==> flow/design.v <==
`timescale 1ns/1ns
module MIPS(input clk, rst,
	output [31:0] imem_addr, input [31:0] imem_data,
	output [31:0] dmem_addr, output [31:0] dmem_wdata, output dmem_we, input [31:0] dmem_rdata);
	wire Is_SV, MemtoReg, Reg_Write, Mem_Read, Mem_Write ,  Branch, ALUsrc, ld;
	wire [1:0] regDst, writeDst, Jump;
	wire [2:0] ALUOp;
	wire [3:0] ALUOperation;
	wire [5:0] func, opcode;
	Data_path DP(clk , rst  , MemtoReg , Reg_Write , Mem_Read, Mem_Write , Branch , ALUsrc ,  ld , regDst ,   writeDst , Jump , ALUOperation, func, opcode,
		imem_addr, imem_data, dmem_addr, dmem_wdata, dmem_we, dmem_rdata);
	controller CU(opcode , MemtoReg , Reg_Write , Mem_Read ,Mem_Write ,  Branch , ALUsrc , ld , regDst ,  writeDst , Jump , ALUOp);
	ALU_control ALU_CU(func , ALUOp , ALUOperation);
endmodule
`timescale 1ns/1ns
module Data_path (input clk , reset , MemtoReg , Reg_Write , Mem_Read, Mem_Write  , Branch , ALUsrc ,  ld ,input [1:0] regDst ,   writeDst , Jump , input[3:0] ALUOperation, output [5:0]func, opcode,
  output [31:0] imem_addr, input [31:0] imem_data, output [31:0] dmem_addr, output [31:0] dmem_wdata, output dmem_we, input [31:0] dmem_rdata);
  wire [31:0] adrToPC, PC_out, PC_inc_out, Extend_data, instruction, WritetoReg_data,
  high_out, low_out, write_data, Read_data1, Read_data2, Operand_data2, branch_data
  , Mem_read_value , shifted_ext , adr_inc_out , concated;
  wire [63:0] ALU_result;
  wire Zero;
  wire [4:0] write_reg;
  wire [27:0] shifted_inst;
  PC CUT_PC(clk , reset, adrToPC , PC_out);
  PC_inc CUT_PCinc(PC_out, PC_inc_out);
  Sign_extend CUT_SE(instruction[15:0] , Extend_data);
  assign imem_addr = PC_out;
  assign instruction = imem_data;
  Mux4to1_32bit CUT_mux4_32( WritetoReg_data , PC_inc_out, high_out , low_out , writeDst , write_data);
  Mux3to1_5bit CUT_mux3_5( instruction[20:16] , instruction[15:11], 5'b11111, regDst , write_reg);
  Register_file CUT_RF(clk , reset ,  instruction[25:21] , instruction[20:16] , write_reg , write_data , Reg_Write , Read_data1 ,Read_data2);
  Mux2to1_32bit CUT_mux2_32( Read_data2 ,Extend_data , ALUsrc , Operand_data2);
  Shl2_32 CUT_shl2(Extend_data , shifted_ext);
  address_inc CUT_inc_adr( PC_inc_out, shifted_ext , adr_inc_out);
  assign can_branch = Zero & Branch;
  Mux2to1_32bit CUT3_mux2_32( PC_inc_out , adr_inc_out ,can_branch , branch_data);
  Shl2_26 CUT2_shl2( instruction[25:0] , shifted_inst);
  assign concated = {PC_inc_out[31:28], shifted_inst};
  Mux3to1_32bit CUT2_mux3_32( branch_data , concated, Read_data1 , Jump, adrToPC);
  ALU_32bit CUT_ALU(Read_data1, Operand_data2 , ALUOperation , ALU_result, Zero);
  REG32 High(reset, clk, ld, ALU_result[63:32], high_out);
  REG32 Low(reset, clk, ld, ALU_result[31:0], low_out);
  assign dmem_addr = ALU_result[31:0];
  assign dmem_wdata = Read_data2;
  assign dmem_we = Mem_Write;
  assign Mem_read_value = dmem_rdata;
  Mux2to1_32bit CUT2_mux2_32( ALU_result[31:0] , Mem_read_value ,MemtoReg , WritetoReg_data);
  assign func = instruction[5:0];
  assign opcode = instruction[31:26];
 endmodule
module controller (input [5:0] opcode , output reg MemtoReg , Reg_Write , Mem_Read , Mem_Write ,  Branch , ALUsrc , ld ,output reg [1:0] regDst ,  writeDst , Jump , output reg  [2:0] ALUOp);
	parameter [5:0] R_TYPE = 6'b000000;
	parameter [5:0] ADD_IMEDIATE = 6'b000001;  
	parameter [5:0] SLT_IMEDIATE = 6'b000010;  
	parameter [5:0] LOAD_WORD = 6'b000011;  
	parameter [5:0] SAVE_WORD = 6'b000100;  
	parameter [5:0] BRANCH_EQUAL = 6'b000101;  
	parameter [5:0] JUMP = 6'b000110;  
	parameter [5:0] JUMP_REG = 6'b000111;  
	parameter [5:0] JUMP_AND_LINK = 6'b001000;  
	always @ (*)
	begin 
		{MemtoReg , Reg_Write , Mem_Read , Branch , ALUsrc , ld, regDst , writeDst , Mem_Write ,  Jump , ALUOp} = 16'b0;
		Mem_Write = 1'b0;
		case (opcode)
		R_TYPE: begin  
			{regDst, Reg_Write, ALUsrc, MemtoReg, writeDst, Jump} = 9'b011000000;
			ALUOp = 3'b101;
		end
		ADD_IMEDIATE: begin  
			{regDst, Reg_Write, ALUsrc, MemtoReg, writeDst, Jump} = 9'b001100000;
			ALUOp = 3'b000;
		end
		SLT_IMEDIATE: begin  
			{regDst, Reg_Write, ALUsrc, MemtoReg, writeDst, Jump} = 9'b001100000;
			ALUOp = 3'b011;
		end	
		LOAD_WORD: begin  
			{regDst, MemtoReg, Reg_Write, Mem_Read, ALUsrc, writeDst, Jump} = 10'b0011110000;
			ALUOp = 3'b000;
			end	
		SAVE_WORD:begin  
			{ALUsrc, Mem_Write ,Jump} = 4'b1100;
			ALUOp = 3'b000;
			end
		BRANCH_EQUAL:begin  
			{Branch, Jump} = 3'b100;
			ALUOp = 3'b001;
		end
		JUMP:begin  
			{Jump} = 2'b01;
			end	
		JUMP_AND_LINK:begin  
			{Reg_Write, regDst, writeDst, Jump} = 7'b1100101;
			end
		JUMP_REG:begin  
			{Jump} = 2'b10;
			end		
		endcase
	end
endmodule 
module ALU_control(input [5:0] func , input [2:0] ALUop , output reg [3:0] ALUoperation);  
always @ (*)
	begin 
	  ALUoperation = 4'b0000;
	  case(ALUop)
	    0: ALUoperation = 4'b0000;  
	    1: ALUoperation = 4'b0111;  
	    2: ALUoperation = 4'b1000;  
	    3: ALUoperation = 4'b0110;  
	    4: ALUoperation = 4'b0010;  
	    5: case(func)
	         0: ALUoperation = 4'b0000;  
	         1: ALUoperation = 4'b0001;  
	         2: ALUoperation = 4'b0011;  
	         3: ALUoperation = 4'b0100;  
	         4: ALUoperation = 4'b0101;  
	         5: ALUoperation = 4'b0110;  
	         default: ALUoperation = 4'b0000;
	         endcase
	    default: ALUoperation = 4'b0000;
	     endcase
  end
endmodule
module ALU_32bit( input [31:0] In1 ,In2 , input [3:0] ALU_Sel ,output [63:0] Out, output Zero);
  reg [63:0] ALU_Result;
  reg temp_zero;
  always @(*)
  begin
      ALU_Result = 64'b0;
      temp_zero = 1'b0;
      case(ALU_Sel)
      4'b0000:  
       ALU_Result = In1 + In2; 
      4'b0001:  
       ALU_Result = In1 - In2;
      4'b0011:  
       ALU_Result = In1 & In2;
      4'b0100:  
       ALU_Result = In1 | In2;
      4'b0101:  
       ALU_Result = In1 ^ In2;
      4'b0110:  
       ALU_Result = ( In1 < In2 ) ? 32'd1 : 32'd0;
      4'b0111:  
       temp_zero = ( In1 == In2 ) ? 1'd1 : 1'd0  ;
      4'b1000:  
       temp_zero =  ( In1 == In2 ) ? 1'd0 : 1'd1;
        default: ALU_Result = 64'b0 ; 
      endcase
  end
  assign Out = ALU_Result;
  assign Zero = temp_zero;
endmodule
`timescale 1ns/1ns
module Register_file ( input clk, reset , input [4:0] Read_reg1 , Read_reg2 , write_reg ,  input [31:0] write_data , input reg_write ,output [31:0] Read_data1 ,Read_data2 );
	reg [31:0] Reg_data [0:31];
 	wire [31:0] test;
	assign test = Reg_data[9];
	integer i;
	assign Read_data1 = Reg_data[Read_reg1];
	assign Read_data2 = Reg_data[Read_reg2];
	always @ (posedge clk)
	begin 
		if ( reset )
			begin
				for ( i=0 ; i < 32 ; i = i+1)
					Reg_data [i] <= 0;
			end
		else 
			begin 
				if ( reg_write )
					if ( write_reg != 5'b0 )
						Reg_data[write_reg] <= write_data;
					else
					  Reg_data[write_reg] <= Reg_data[write_reg];
			end
	end
endmodule
`timescale 1ns/1ns
module REG32(input rst, clk, ld, input [31:0]data, output reg [31:0]out);
  always @(posedge clk) begin
      if(rst) out<=32'b0;
      else if(ld==1) out<=data;
      else out<=out;
  end
endmodule
`timescale 1ns/1ns
module PC(input clk , reset,  input [31:0] PC , 	output reg [31:0] PC_out);
	always @(posedge clk) begin
		if (reset)
			PC_out <=32'b0;
		else 
			PC_out <= PC;
	end
endmodule
module PC_inc ( input [31:0] PC , output [31:0] PC_inc_out);
	assign PC_inc_out = PC + 4;
endmodule
module address_inc( input [31:0] In1 , In2 , output [31:0] adr_inc_out);
	assign adr_inc_out = In1 + In2;
endmodule	
module Mux2to1_32bit( input [31:0] In1 , In2 ,input Sel , output [31:0]Out);
	assign Out = (Sel == 1'b0) ? In1 : 
	             (Sel == 1'b1) ? In2 : 32'bx;
endmodule
module Mux3to1_5bit( input [4:0] In1 , In2, In3 , input [1:0]Sel , output [4:0]Out);
	assign Out = (Sel == 2'b00) ? In1 : 
	             (Sel == 2'b01) ? In2 : 
	             (Sel == 2'b10) ? In3 : 5'bx;
endmodule
module Mux3to1_32bit( input [31:0] In1 , In2, In3 , input [1:0]Sel , output [31:0]Out);
	assign Out = (Sel == 2'b00) ? In1 : 
	             (Sel == 2'b01) ? In2 : 
	             (Sel == 2'b10) ? In3 : 32'bx;
endmodule
module Mux4to1_32bit( input [31:0] In1 , In2, In3 , In4 , input [1:0]Sel , output [31:0]Out);
	assign Out = (Sel == 2'b00) ? In1 : 
	             (Sel == 2'b01) ? In2 : 
	             (Sel == 2'b10) ? In3 : 
	             (Sel == 2'b11) ? In4 : 32'bx;
endmodule
module Sign_extend ( input [15:0] In , output reg [31:0] Out);
	integer i;
	always @ (*)
	begin 
		for ( i=16 ; i<32 ; i = i+1 )
		begin 
			Out [i] = In[15];
			Out [i-16] = In[i-16];
		end
	end
endmodule
module Shl2_32(input [31:0] In , 	output [31:0] Out);
    assign Out = {In[29:0], 2'b00};
endmodule
module Shl2_26(input [25:0] In , 	output [27:0] Out);
    assign Out = {In, 2'b00};
endmodule
Wiki page: MIPS / tool data

Step by step through the tools: MIPS:

Tool output for the design above before and after an edit, in the order of the flow.
"original" refers to lines of the RTL above, "edited" to lines of the edited file.
"difference": "edited" minus "original" as printed here.
Operators: Yosys type, input widths -> output width; for muxes data width and select width s.
The mark n/a stands for no value.

* design top: MIPS
* clock input: clk
* cell library: sky130hd
* corner: tt_025C_1v80

Edit of the RTL:

Unified diff, file above to edited file.
The edited RTL no longer does the same as the RTL above: the edit was made by script, with no optimisation intended.

```diff
@@ -139,5 +139,5 @@
        ALU_Result = In1 & In2;
       4'b0100:  
-       ALU_Result = In1 | In2;
+       ALU_Result = In1 ^ In2;
       4'b0101:  
        ALU_Result = In1 ^ In2;
```

Word level:

Source: Yosys, flattened and elaborated, memories not mapped. Widths are those after wreduce. Registers that Yosys merges into a memory's read port (data or address) are not register bits. Print and check cells do not count. Equal cells are merged and count once.
Yosys's memory passes give these memory sizes; they may raise the number of words (mostly to a power of two), join words into wider ones and drop unused or constant bits.

Cells by class
* add/subtract/negate cells: original 4, edited 4, difference 0
* magnitude comparators: original 1, edited 1, difference 0
* eq/ne operators: original 26, edited 26, difference 0
* mux-type cells: original 35, edited 35, difference 0
* bitwise operators: original 5, edited 4, difference -1
* reductions and logical operators: original 7, edited 8, difference +1

Operators with widths
* $or 32x32->32: original 1, edited 0, difference -1
* $pmux 32 s6: original 1, edited 0, difference -1
* $pmux 32 s5: original 0, edited 1, difference +1
* $reduce_or 2->1: original 0, edited 1, difference +1

Unchanged operator kinds not shown: 33.

Word-level totals
* register bits after elaboration: original 32, edited 32, difference 0
* bits in writable memories: original 1024, edited 1024, difference 0
* ROM bits: original 224, edited 224, difference 0
* memories kept: original 2, edited 2, difference 0
* input bits: original 66, edited 66, difference 0

Depth:

Longest topological path by Yosys (ltp), each cell counted once; first at word level (registers and memories cut), then after technology mapping (sequential cells cut; the memories' decode and read muxes count).

Depth
* word-level depth: original 12, edited 13, difference +1
* ABC_AREA: original 0, edited 0
* mapped depth: original 29, edited 23, difference -6

Mapped cells and area:

The flow's flattened synthesis, as Yosys stat reports it; memories are mapped. The netlist is that of the ABC_AREA named above (0 if unset); the other value can give another one.

Synthesis totals
* cell count: original 4894, edited 4709, difference -185
* chip area (Yosys) (um2): original 61944.4, edited 61838.1, difference -106.3
* sequential area (um2): original 31390.1, edited 31390.1, difference 0.0
* flip-flop cells: original 1056, edited 1056, difference 0
* buffers: original 428, edited 450, difference +22

Cells by type
* sky130_fd_sc_hd__nor2_1: original 1141, edited 912, difference -229
* sky130_fd_sc_hd__mux2i_1: original 170, edited 6, difference -164
* sky130_fd_sc_hd__a21oi_1: original 199, edited 320, difference +121
* sky130_fd_sc_hd__mux4_2: original 548, edited 640, difference +92
* sky130_fd_sc_hd__a22oi_1: original 96, edited 33, difference -63
* sky130_fd_sc_hd__a211oi_1: original 7, edited 60, difference +53
* sky130_fd_sc_hd__buf_1: original 32, edited 76, difference +44
* sky130_fd_sc_hd__inv_1: original 121, edited 82, difference -39
* sky130_fd_sc_hd__mux2_2: original 46, edited 75, difference +29
* sky130_fd_sc_hd__ha_1: original 124, edited 97, difference -27
* sky130_fd_sc_hd__o21bai_1: original 37, edited 14, difference -23
* sky130_fd_sc_hd__nor3_1: original 35, edited 57, difference +22
* sky130_fd_sc_hd__o21ai_0: original 126, edited 110, difference -16
* sky130_fd_sc_hd__nand2_1: original 187, edited 174, difference -13
* sky130_fd_sc_hd__a221oi_1: original 17, edited 5, difference -12
* sky130_fd_sc_hd__buf_4: original 13, edited 1, difference -12
* sky130_fd_sc_hd__nor2b_1: original 11, edited 23, difference +12
* sky130_fd_sc_hd__nand3_1: original 47, edited 56, difference +9

Unchanged cell types not shown: 15.
The list need not be complete.
The figures by module come from a second, unflattened synthesis with its own total; it is not the netlist above.

Second synthesis, totals
* cells (unflattened synthesis): original 6450, edited 6322, difference -128
* area (unflattened synthesis) (um2): original 71409.7, edited 70641.5, difference -768.2

Rows give one instance, submodules left out.

By module, original
* Register_file: times used 1, cells 4605, area 56145.1 um2, seq. area 30749.5 um2
* ALU_32bit: times used 1, cells 818, area 5340.1 um2, seq. area 0.0 um2
* REG32: times used 2, cells 103, area 1163.6 um2, seq. area 640.6 um2
* address_inc: times used 1, cells 243, area 1745.4 um2, seq. area 0.0 um2
* Mux2to1_32bit: times used 3, cells 36, area 544.3 um2, seq. area 0.0 um2
* PC: times used 1, cells 67, area 863.3 um2, seq. area 640.6 um2
* Mux4to1_32bit: times used 1, cells 39, area 814.5 um2, seq. area 0.0 um2
* Mux3to1_32bit: times used 1, cells 107, area 714.4 um2, seq. area 0.0 um2
* PC_inc: times used 1, cells 83, area 580.6 um2, seq. area 0.0 um2
* Shl2_32: times used 1, cells 33, area 244.0 um2, seq. area 0.0 um2
* Sign_extend: times used 1, cells 32, area 240.2 um2, seq. area 0.0 um2
* Shl2_26: times used 1, cells 29, area 214.0 um2, seq. area 0.0 um2
* controller: times used 1, cells 30, area 206.4 um2, seq. area 0.0 um2
* ALU_control: times used 1, cells 18, area 123.9 um2, seq. area 0.0 um2

original: Modules not listed: 3.

By module, edited
* Register_file: times used 1, cells 4605, area 56145.1 um2, seq. area 30749.5 um2
* ALU_32bit: times used 1, cells 690, area 4571.9 um2, seq. area 0.0 um2
* REG32: times used 2, cells 103, area 1163.6 um2, seq. area 640.6 um2
* address_inc: times used 1, cells 243, area 1745.4 um2, seq. area 0.0 um2
* Mux2to1_32bit: times used 3, cells 36, area 544.3 um2, seq. area 0.0 um2
* PC: times used 1, cells 67, area 863.3 um2, seq. area 640.6 um2
* Mux4to1_32bit: times used 1, cells 39, area 814.5 um2, seq. area 0.0 um2
* Mux3to1_32bit: times used 1, cells 107, area 714.4 um2, seq. area 0.0 um2
* PC_inc: times used 1, cells 83, area 580.6 um2, seq. area 0.0 um2
* Shl2_32: times used 1, cells 33, area 244.0 um2, seq. area 0.0 um2
* Sign_extend: times used 1, cells 32, area 240.2 um2, seq. area 0.0 um2
* Shl2_26: times used 1, cells 29, area 214.0 um2, seq. area 0.0 um2
* controller: times used 1, cells 30, area 206.4 um2, seq. area 0.0 um2
* ALU_control: times used 1, cells 18, area 123.9 um2, seq. area 0.0 um2

edited: Modules not listed: 3.

Worst setup path after synthesis:

Source: OpenSTA report_checks on the synthesized netlist (no wires, ideal clock, input and output delay 20% of the period each), path of least setup slack; recovery checks are left aside. Register names are those of the netlist, which keeps one name where synthesis merged equal registers.

Timing path after synthesis
* path type: original input port to output port, edited input port to output port
* start: original input imem_data[21], edited input imem_data[21]
* end: original output dmem_addr[12], edited output dmem_addr[29]
* period (ps): original 10500, edited 10500, difference 0
* input delay (ps): original 2100, edited 2100, difference 0
* time at the first pin (ps): original 2100, edited 2100, difference 0
* arrival time (ps): original 7136, edited 7205, difference +69
* required time (ps): original 8400, edited 8400, difference 0
* slack (ps): original 1264, edited 1195, difference -69
* path delay (ps): original 5036, edited 5105, difference +69
* stages: original 15, edited 18, difference +3
* synthesis period reached (ps): original 9236, edited 9305, difference +69

"path delay" = arrival - input delay + setup time.
At an output port there is no setup time.
"stages": output pins that drive a net of the path, with the launching flip-flop's if there is one; two outputs of one cell count as two.
"synthesis period reached" is the clock period less the worst setup slack; recovery checks do not enter. This is arithmetic on one report: input and output delays are still those of the set period (20% each).
Between the ends stands the longest chain of elaborated cells between them, by number of cells; it is not shown to be the way that was timed. Of several equally long chains one is given.
A line is the first line of the expression or statement that the cell stems from. Yosys adds cells for indexed reads and writes and turns some case tables into memories.
A memory read counts as a cell of the chain, while the word-level depth stops at memories.

Between the ends, after synthesis, original:
* path through: sky130_fd_sc_hd__buf_2 > sky130_fd_sc_hd__clkbuf_1 > sky130_fd_sc_hd__buf_1 > sky130_fd_sc_hd__clkbuf_1 > sky130_fd_sc_hd__mux4_2 > sky130_fd_sc_hd__mux4_2 > sky130_fd_sc_hd__mux2i_1 > sky130_fd_sc_hd__ha_1 > sky130_fd_sc_hd__inv_1 > sky130_fd_sc_hd__fa_1 > sky130_fd_sc_hd__a31o_2 > sky130_fd_sc_hd__a31o_2 > sky130_fd_sc_hd__a2111o_1 > sky130_fd_sc_hd__a221o_1 > sky130_fd_sc_hd__a221o_1
* length of the longest elaborated chain: 3

RTL lines, path after synthesis, original
* start: declaration: line 3 `output [31:0] imem_addr, input [31:0] imem_data,`
* $mem_v2 32x32: line 158 `reg [31:0] Reg_data [0:31];`
* $sub 32x32->32: line 137 `ALU_Result = In1 - In2;`
* $pmux 32 s6: line 133 `case(ALU_Sel)`
* end: declaration: line 4 `output [31:0] dmem_addr, output [31:0] dmem_wdata, output dmem_we, input [31:0] dmem_rdata);`

Between the ends, after synthesis, edited:
* path through: sky130_fd_sc_hd__clkbuf_1 > sky130_fd_sc_hd__clkbuf_1 > sky130_fd_sc_hd__buf_1 > sky130_fd_sc_hd__clkbuf_1 > sky130_fd_sc_hd__mux4_2 > sky130_fd_sc_hd__mux4_2 > sky130_fd_sc_hd__mux2_2 > sky130_fd_sc_hd__ha_1 > sky130_fd_sc_hd__nor4b_1 > sky130_fd_sc_hd__o21ai_0 > sky130_fd_sc_hd__nand3_1 > sky130_fd_sc_hd__a31oi_1 > sky130_fd_sc_hd__a21o_1 > sky130_fd_sc_hd__o221a_2 > sky130_fd_sc_hd__mux2i_1 > sky130_fd_sc_hd__a21oi_1 > sky130_fd_sc_hd__clkbuf_1 > sky130_fd_sc_hd__inv_1
* length of the longest elaborated chain: 3

RTL lines, path after synthesis, edited
* start: declaration: line 3 `output [31:0] imem_addr, input [31:0] imem_data,`
* $mem_v2 32x32: line 158 `reg [31:0] Reg_data [0:31];`
* $sub 32x32->32: line 137 `ALU_Result = In1 - In2;`
* $pmux 32 s5: line 133 `case(ALU_Sel)`
* end: declaration: line 4 `output [31:0] dmem_addr, output [31:0] dmem_wdata, output dmem_we, input [31:0] dmem_rdata);`

Timing after layout:

From the final timing report of the runs of set A: the path of least setup slack in the routed layout; clock arrival at registers is part of the times.
The report prints the path's times to 10 ps; the period is as set.

Timing path after layout
* path type: original input port to output port, edited input port to output port
* start: original input imem_data[21], edited input imem_data[17]
* end: original output dmem_addr[20], edited output dmem_addr[31]
* period (ps): original 10400, edited 10400, difference 0
* input delay (ps): original 2080, edited 2080, difference 0
* time at the first pin (ps): original 2080, edited 2080, difference 0
* arrival time (ps): original 8060, edited 8140, difference +80
* required time (ps): original 8320, edited 8320, difference 0
* slack (ps): original 260, edited 180, difference -80
* stages: original 19, edited 18, difference -1

Between the ends stands the longest chain of elaborated cells between them, by number of cells; it is not shown to be the way that was timed. Of several equally long chains one is given.
A memory read counts as a cell of the chain, while the word-level depth stops at memories.

Between the ends, after layout, original:
* path through: sky130_fd_sc_hd__buf_8 > sky130_fd_sc_hd__buf_4 > sky130_fd_sc_hd__buf_4 > sky130_fd_sc_hd__mux4_2 > sky130_fd_sc_hd__mux4_2 > sky130_fd_sc_hd__mux2_2 > sky130_fd_sc_hd__ha_1 > sky130_fd_sc_hd__buf_4 > sky130_fd_sc_hd__inv_1 > sky130_fd_sc_hd__a21oi_1 > sky130_fd_sc_hd__inv_1 > sky130_fd_sc_hd__nor2_1 > sky130_fd_sc_hd__o211ai_1 > sky130_fd_sc_hd__nand2_1 > sky130_fd_sc_hd__mux2i_1 > sky130_fd_sc_hd__nor3b_1 > sky130_fd_sc_hd__buf_4 > sky130_fd_sc_hd__inv_1 > sky130_fd_sc_hd__clkdlybuf4s50_1
* length of the longest elaborated chain: 3

RTL lines, path after layout, original
* start: declaration: line 3 `output [31:0] imem_addr, input [31:0] imem_data,`
* $mem_v2 32x32: line 158 `reg [31:0] Reg_data [0:31];`
* $sub 32x32->32: line 137 `ALU_Result = In1 - In2;`
* $pmux 32 s6: line 133 `case(ALU_Sel)`
* end: declaration: line 4 `output [31:0] dmem_addr, output [31:0] dmem_wdata, output dmem_we, input [31:0] dmem_rdata);`

Between the ends, after layout, edited:
* path through: sky130_fd_sc_hd__buf_8 > sky130_fd_sc_hd__buf_4 > sky130_fd_sc_hd__mux4_2 > sky130_fd_sc_hd__mux4_2 > sky130_fd_sc_hd__mux2_2 > sky130_fd_sc_hd__nor2_1 > sky130_fd_sc_hd__or2_2 > sky130_fd_sc_hd__ha_1 > sky130_fd_sc_hd__inv_1 > sky130_fd_sc_hd__o311ai_1 > sky130_fd_sc_hd__o211ai_1 > sky130_fd_sc_hd__o221a_2 > sky130_fd_sc_hd__nor3b_1 > sky130_fd_sc_hd__buf_4 > sky130_fd_sc_hd__o31a_1 > sky130_fd_sc_hd__o21ai_0 > sky130_fd_sc_hd__or2_2 > sky130_fd_sc_hd__clkdlybuf4s50_1
* length of the longest elaborated chain: 4

RTL lines, path after layout, edited
* start: declaration: line 3 `output [31:0] imem_addr, input [31:0] imem_data,`
* $mem_v2 32x32: line 158 `reg [31:0] Reg_data [0:31];`
* $mux 32: line 205 `assign Out = (Sel == 1'b0) ? In1 :`
* $sub 32x32->32: line 137 `ALU_Result = In1 - In2;`
* $pmux 32 s5: line 133 `case(ALU_Sel)`
* end: declaration: line 4 `output [31:0] dmem_addr, output [31:0] dmem_wdata, output dmem_we, input [31:0] dmem_rdata);`

Measured runs:

Runs of the flow (Yosys, OpenROAD) on both versions; the two runs of a pair have the same settings. The constraints put input and output delay at 20% of the set period each and load the outputs with 0.01 pF.

Settings, set A:
* CORE_UTILIZATION: 40
* period_ns: 10.4
* CAP_MARGIN: 20
* CORE_MARGIN: 2
* SLEW_MARGIN: 20

Final reports, set A
* area of the synthesized netlist (um2): original 61944.4, edited 61838.1, difference -106.3
* die outline area (um2): original 158026.0, edited 157756.0, difference -270.0
* standard-cell area of the final layout (um2): original 71011.9, edited 70963.1, difference -48.8
* final design utilization (%): original 46.2, edited 46.1, difference -0.1
* worst slack on setup checks (ps): original 264, edited 185, difference -79
* setup total negative slack (ps): original 0, edited 0, difference 0
* worst-case hold slack (ps): original 644, edited 662, difference +18
* overall power (µW): original 12536, edited 12549, difference +13
* period achieved (ps): original 10136, edited 10215, difference +79

Settings, set B:
* CELL_PAD_IN_SITES_GLOBAL_PLACEMENT: 3
* CORE_MARGIN: 9
* CORE_UTILIZATION: 27
* CTS_CLUSTER_DIAMETER: 349
* MIN_ROUTING_LAYER: met2
* PLACE_DENSITY_LB_ADDON: 0.22
* SETUP_SLACK_MARGIN: -0.41
* SLEW_MARGIN: 25
* TNS_END_PERCENT: 75
* period_ns: 14.3
* CAP_MARGIN: 20

Final reports, set B
* area of the synthesized netlist (um2): original 61944.4, edited 61838.1, difference -106.3
* die outline area (um2): original 246989.0, edited 246582.0, difference -407.0
* standard-cell area of the final layout (um2): original 72249.3, edited 72464.5, difference +215.2
* final design utilization (%): original 31.7, edited 31.9, difference +0.2
* worst slack on setup checks (ps): original 445, edited 1053, difference +608
* setup total negative slack (ps): original 0, edited 0, difference 0
* worst-case hold slack (ps): original 569, edited 627, difference +58
* overall power (µW): original 9695, edited 9763, difference +68
* period achieved (ps): original 13855, edited 13247, difference -608

"period achieved" means the clock period less the worst setup slack. The figure is calculated, with input and output delays left at 20% of the set period.
"overall power": no workload was simulated; the value follows from the tool's default switching activity.
